==> flow/design.v <==
module SelectionSort_custom_SIMD_instruction (clk, reset, 
	in_v, rd, vrd1, vrd2, 
		in_data, in_vdata1, in_vdata2, 
	out_v, out_rd, out_vrd1, out_vrd2, 
		out_data, out_vdata1, out_vdata2);
	input clk, reset;
	input in_v;
	input [4:0] rd;
	input [2:0] vrd1, vrd2;			
	input [32-1:0] in_data;
	input [256-1:0] in_vdata1, in_vdata2;	
	output out_v;
	output [4:0] out_rd;
	output [2:0] out_vrd1, out_vrd2;	
	output  [32-1:0] out_data;
	output [256-1:0] out_vdata1, out_vdata2;
	reg [13-1:0] valid_sr;
	reg [5*13-1:0] rd_sr; 
	reg [3*13-1:0] vrd1_sr, vrd2_sr;
	always @(posedge clk) begin
		if (reset) begin
			valid_sr<=0; rd_sr<=0; vrd1_sr<=0; vrd2_sr<=0;
		end else begin
			valid_sr<= (valid_sr<<1)|in_v;			
			  rd_sr <= (   rd_sr<<5)| rd;
			vrd1_sr <= ( vrd1_sr<<3)|vrd1; 
			vrd2_sr <= ( vrd2_sr<<3)|vrd2;
		end
	end
	assign out_v   =valid_sr[  13-1];
	assign out_rd  =   rd_sr[5*13-1-:5];
	assign out_vrd1= vrd1_sr[3*13-1-:3]; 
	assign out_vrd2= vrd2_sr[3*13-1-:3];
	wire [255:0] in_valid, out_valid;
	assign in_valid = in_v ? in_vdata1 : 0;
	assign out_vdata1 = out_v ? out_valid : 0;
	SelectionSort selection_sort(.clock(clk), .in(in_valid), .out(out_valid));
	assign out_data = 0;
	assign out_vdata2 = 0;
endmodule  
module SelectionSort
(
  input wire clock,
  input wire [255:0] in,
  output wire [255:0] out
);
  wire [31:0] in_array [7:0];
  wire [31:0] out_array [7:0];
  wire [31:0] intermediate [95:0];
  genvar i;
  for (i=0; i<8; i=i+1) begin
    assign in_array[i] = in[((i+1)*32)-1 -: 32];
  end
  genvar j;
  for (j=0; j<8; j=j+1) begin
    assign out[((j+1)*32)-1 -: 32] = out_array[j];
  end
  CAS_unit cas0_1(clock, in_array[0], in_array[1], intermediate[0], intermediate[1]);
  SR_module nopx_1(clock, in_array[2], intermediate[2]);
  SR_module nopx_2(clock, in_array[3], intermediate[3]);
  SR_module nopx_3(clock, in_array[4], intermediate[4]);
  SR_module nopx_4(clock, in_array[5], intermediate[5]);
  SR_module nopx_5(clock, in_array[6], intermediate[6]);
  SR_module nopx_6(clock, in_array[7], intermediate[7]);
  CAS_unit cas0_2(clock, intermediate[0], intermediate[2], intermediate[8], intermediate[10]);
  SR_module nopx_7(clock, intermediate[1], intermediate[9]);
  SR_module nopx_8(clock, intermediate[3], intermediate[11]);
  SR_module nopx_9(clock, intermediate[4], intermediate[12]);
  SR_module nopx_10(clock, intermediate[5], intermediate[13]);
  SR_module nopx_11(clock, intermediate[6], intermediate[14]);
  SR_module nopx_12(clock, intermediate[7], intermediate[15]);
  CAS_unit cas0_3(clock, intermediate[8], intermediate[11], intermediate[16], intermediate[19]);
  CAS_unit cas4(clock, intermediate[9], intermediate[10], intermediate[17], intermediate[18]);
  SR_module nopx_13(clock, intermediate[12], intermediate[20]);
  SR_module nopx_14(clock, intermediate[13], intermediate[21]);
  SR_module nopx_15(clock, intermediate[14], intermediate[22]);
  SR_module nopx_16(clock, intermediate[15], intermediate[23]);
  CAS_unit cas0_4(clock, intermediate[16], intermediate[20], intermediate[24], intermediate[28]);
  CAS_unit cas6(clock, intermediate[17], intermediate[19], intermediate[25], intermediate[27]);
  SR_module nop17(clock, intermediate[18], intermediate[26]);
  SR_module nop18(clock, intermediate[21], intermediate[29]);
  SR_module nop19(clock, intermediate[22], intermediate[30]);
  SR_module nop20(clock, intermediate[23], intermediate[31]);
  CAS_unit cas0_5(clock, intermediate[24], intermediate[29], intermediate[32], intermediate[37]);
  CAS_unit cas8(clock, intermediate[25], intermediate[28], intermediate[33], intermediate[36]);
  CAS_unit cas9(clock, intermediate[26], intermediate[27], intermediate[34], intermediate[35]);
  SR_module nop21(clock, intermediate[30], intermediate[38]);
  SR_module nop22(clock, intermediate[31], intermediate[39]);
  CAS_unit cas0_6(clock, intermediate[32], intermediate[38], intermediate[40], intermediate[46]);
  CAS_unit cas11(clock, intermediate[33], intermediate[37], intermediate[41], intermediate[45]);
  CAS_unit cas12(clock, intermediate[34], intermediate[36], intermediate[42], intermediate[44]);
  SR_module nop23(clock, intermediate[35], intermediate[43]);
  SR_module nop24(clock, intermediate[39], intermediate[47]);
  CAS_unit cas0_7(clock, intermediate[40], intermediate[47], intermediate[48], intermediate[55]);
  CAS_unit cas14(clock, intermediate[41], intermediate[46], intermediate[49], intermediate[54]);
  CAS_unit cas15(clock, intermediate[42], intermediate[45], intermediate[50], intermediate[53]);
  CAS_unit cas16(clock, intermediate[43], intermediate[44], intermediate[51], intermediate[52]);
  SR_module nop0_1(clock, intermediate[48], intermediate[56]);
  CAS_unit cas17(clock, intermediate[49], intermediate[55], intermediate[57], intermediate[63]);
  CAS_unit cas18(clock, intermediate[50], intermediate[54], intermediate[58], intermediate[62]);
  CAS_unit cas19(clock, intermediate[51], intermediate[53], intermediate[59], intermediate[61]);
  SR_module nop26(clock, intermediate[52], intermediate[60]);
  SR_module nop0_2(clock, intermediate[56], intermediate[64]);
  SR_module nop28(clock, intermediate[57], intermediate[65]);
  CAS_unit cas20(clock, intermediate[58], intermediate[63], intermediate[66], intermediate[71]);
  CAS_unit cas21(clock, intermediate[59], intermediate[62], intermediate[67], intermediate[70]);
  CAS_unit cas22(clock, intermediate[60], intermediate[61], intermediate[68], intermediate[69]);
  SR_module nop0_3(clock, intermediate[64], intermediate[72]);
  SR_module nop30(clock, intermediate[65], intermediate[73]);
  SR_module nop31(clock, intermediate[66], intermediate[74]);
  CAS_unit cas23(clock, intermediate[67], intermediate[71], intermediate[75], intermediate[79]);
  CAS_unit cas24(clock, intermediate[68], intermediate[70], intermediate[76], intermediate[78]);
  SR_module nop32(clock, intermediate[69], intermediate[77]);
  SR_module nop0_4(clock, intermediate[72], intermediate[80]);
  SR_module nop34(clock, intermediate[73], intermediate[81]);
  SR_module nop35(clock, intermediate[74], intermediate[82]);
  SR_module nop36(clock, intermediate[75], intermediate[83]);
  CAS_unit cas25(clock, intermediate[76], intermediate[79], intermediate[84], intermediate[87]);
  CAS_unit cas26(clock, intermediate[77], intermediate[78], intermediate[85], intermediate[86]);
  SR_module nop0_5(clock, intermediate[80], intermediate[88]);
  SR_module nop38(clock, intermediate[81], intermediate[89]);
  SR_module nop39(clock, intermediate[82], intermediate[90]);
  SR_module nop40(clock, intermediate[83], intermediate[91]);
  SR_module nop41(clock, intermediate[84], intermediate[92]);
  CAS_unit cas27(clock, intermediate[85], intermediate[87], intermediate[93], intermediate[95]);
  SR_module nop42(clock, intermediate[86], intermediate[94]);
  SR_module nop0_6(clock, intermediate[88], out_array[0]);
  SR_module nop44(clock, intermediate[89], out_array[1]);
  SR_module nop45(clock, intermediate[90], out_array[2]);
  SR_module nop46(clock, intermediate[91], out_array[3]);
  SR_module nop47(clock, intermediate[92], out_array[4]);
  SR_module nop48(clock, intermediate[93], out_array[5]);
  CAS_unit cas28(clock, intermediate[94], intermediate[95], out_array[6], out_array[7]);
endmodule
module CAS_unit(clk, inA, inB, outA, outB);
	input clk;
	input [31:0] inA;
	input [31:0] inB;
	output reg [31:0] outA;
	output reg [31:0] outB;
	always @(posedge clk) begin
		if (inA<inB) begin
			outA<=inA; outB<=inB;
		end else begin
			outB<=inA; outA<=inB;
		end
	end
endmodule  
module SR_module(clk, din, dout);
	input clk;
	input      [31:0] din;
	output reg [31:0] dout;
	always @(posedge clk) dout<=din;
endmodule  
# Tool chain data of SelectionSort_custom_SIMD_instruction
# What the tools print for SelectionSort_custom_SIMD_instruction, step after step.
# Line numbers count from 1 in the design file above.
# Operators: Yosys type, input widths -> output width; for muxes data width and select width s.
# Cell names lack the library's common part.
# A cell with - has no value.
# design
top,SelectionSort_custom_SIMD_instruction
clock_port,clk
library,sky130hd
pvt_corner,tt_025C_1v80

# Elaborated design
# Yosys after proc, flatten, opt, wreduce and memory -nomap, before mapping. Enables and synchronous resets that opt folds into registers are not counted as muxes. Print and check cells are not counted. Equal cells are merged and count once.
# op_classes
n_mux,58
logic,4
compare,28
# op_table
op,count
$mux 32,56
$lt 32x32->1,28
$mux 256,1
$or 39x3->39,2
$or 65x5->65,1
$mux 64,1
$or 13x1->13,1
# word_totals
ff_bits,3484
out_inout_bits,556

# Longest topological paths
# Yosys ltp: most cells in a row. Word level: on the elaborated netlist, between registers, memories and ports. Mapped: between sequential cells and ports; inverters and the memories' decode and read muxes count.
# logic_depth
ltp_word,3
abc_area,0
ltp_mapped,15
mapped_depth_nobuf,10

# Synthesis result
# Source: synth_stat.txt of the flow (Yosys; design flattened, memories mapped). It holds for the ABC_AREA given above (unset counts as 0); a run with the other value may have another netlist.
# The area totals of this step are shown rounded.
# by_type
cell,count
dfxtp_1,3484
mux2_2,1611
ha_1,868
inv_1,873
and2_1,448
buf_4,317
a21oi_1,293
mux2_1,117
nor2b_1,172
nand2_1,253
o21ai_0,149
nand4_1,104
mux2i_1,64
a21o_1,84
buf_2,110
buf_6,42
nor2_1,124
a221oi_1,31
# Other cell types: 38; their cells: 400.
# synth_totals
stdcells,9544
mapped_area_mm2,0.1192
ff_cells,3484
# By module: a second synthesis without flattening, with its own total; a netlist apart from the flattened one above.
# hier_totals
hier_cells,9481
hier_area_mm2,0.1268
# Each row is one instance without its submodules.
# modules
mod,n_inst,n_cells,area_mm2
CAS_unit,28,241,0.003075
SR_module,48,32,0.0006406
SelectionSort_custom_SIMD_instruction,1,1197,0.009911
SelectionSort,1,0,0

# Worst setup path after synthesis
# Path of least setup slack by OpenSTA after synthesis, without wires, with an ideal clock, recovery checks aside; 20% of the period is set as input and as output delay. Where synthesis merged equal registers, the netlist keeps one of their names.
# synth_timing
kind,input -> register
startpoint,input port in_v
endpoint,register selection_sort.cas0_1.outB[10]
period_ps,4500
setup_time_ps,72
launch_ps,900
delay_ps,2590
in_delay_ps,900
driving_pins,14
path_slack_ps,1011
arrival_ps,3418
synth_period_reached_ps,3489
# "delay_ps" = arrival - input delay + setup time.
# "driving_pins" counts driving pins, that of a launching flip-flop among them; a cell with two outputs on the path counts twice.
# "synth_period_reached_ps" = period - worst setup slack (recovery checks aside). The figure is calculated, with input and output delays left at 20% of the set period.
# The rows between start and end are the longest chain of elaborated cells between them; the timing report does not say that the signal goes this way. Where chains are equally long, one stands for them.
# A line is the first line of the expression or statement that the cell stems from. Yosys adds cells for indexed reads and writes and turns some case tables into memories.
# synth_via
cell_sequence,clkbuf_1 > clkbuf_1 > buf_1 > nand2_1 > inv_1 > ha_1 > a21o_1 > a21o_1 > a221oi_1 > nand2_1 > a31oi_1 > buf_2 > buf_2 > mux2i_1
elab_chain_cells,3
cone_cells,3
lines_between,2
cone_classes,compare (1); mux (2)
# synth_lines
element,line_no,text
start: declaration,7,input in_v;
$mux 64,35,assign in_valid = in_v ? in_vdata1 : 0;
$lt 32x32->1,142,if (inA<inB) begin
$mux 32,142,
end: assignment,143,outA<=inA; outB<=inB;
end: assignment,145,outB<=inA; outA<=inB;
end: declaration,140,output reg [31:0] outB;

# Timing after layout
# From the final timing report of stored run 1: the path of least setup slack in the routed layout; clock arrival at registers is part of the times.
# The report prints the path's times to 10 ps; the period is as set.
# layout_timing
kind,register -> output
startpoint,register valid_sr[12]
endpoint,output port out_vdata1[109]
path_slack_ps,-610
out_delay_ps,490
launch_ps,930
arrival_ps,2580
driving_pins,4
period_ps,2460
# The rows between start and end are the longest chain of elaborated cells between them; the timing report does not say that the signal goes this way. Where chains are equally long, one stands for them.
# layout_via
cell_sequence,dfxtp_4 > buf_16 > and2_1 > clkdlybuf4s50_1
elab_chain_cells,1
cone_cells,1
lines_between,1
cone_classes,mux (1)
# layout_lines
element,line_no,text
start: declaration,17,reg [13-1:0] valid_sr;
start: assignment,22,valid_sr<=0; rd_sr<=0; vrd1_sr<=0; vrd2_sr<=0;
start: assignment,24,valid_sr<= (valid_sr<<1)|in_v;
$mux 256,36,assign out_vdata1 = out_v ? out_valid : 0;
end: declaration,16,"output [256-1:0] out_vdata1, out_vdata2;"

# Measured results for SelectionSort_custom_SIMD_instruction: 3 stored runs of the Yosys and OpenROAD flow on sky130hd. The settings differ; the order carries no meaning. The constraints put input and output delay at 20% of the set period each and load the outputs with 0.01 pF.
# "period_less_ws_ps" = clock period - worst setup slack. The figure is calculated, with input and output delays left at 20% of the set period.
# "final_power_uw" rests on the timing tool's default activity at the inputs, not on a simulated workload.
# The results are shown rounded.
# Settings: - = not set for that run.
name,stored run 1,stored run 2,stored run 3
CAP_MARGIN,20,20,20
CORE_ASPECT_RATIO,0.67,-,-
CORE_UTILIZATION,27,40,45
CTS_CLUSTER_DIAMETER,220,-,-
CTS_CLUSTER_SIZE,23,-,-
GPL_ROUTABILITY_DRIVEN,1,0,-
HOLD_SLACK_MARGIN,-0.01,0.27,-
MAX_ROUTING_LAYER,met5,met4,-
PLACE_DENSITY_LB_ADDON,0.04,-,-
SETUP_SLACK_MARGIN,-0.23,-,-
SLEW_MARGIN,5,20,20
TNS_END_PERCENT,85,-,-
period_ns,2.46,4.5,4.5
CORE_MARGIN,2,2,2
ABC_AREA,-,1,-
CELL_PAD_IN_SITES_GLOBAL_PLACEMENT,-,2,-
MIN_ROUTING_LAYER,-,met2,-
yosys.chip_area_mm2,0.1192,0.1258,0.1192
die_area_mm2,0.4468,0.3191,0.269
final_stdcell_area_mm2,0.15,0.1453,0.1393
final_setup_ws_ps,-613,793,761
tns_setup_ps,-843100,0,0
timing.hold.ws_ps,101,283,290
final_power_uw,211400,118500,114300
period_less_ws_ps,3073,3707,3739
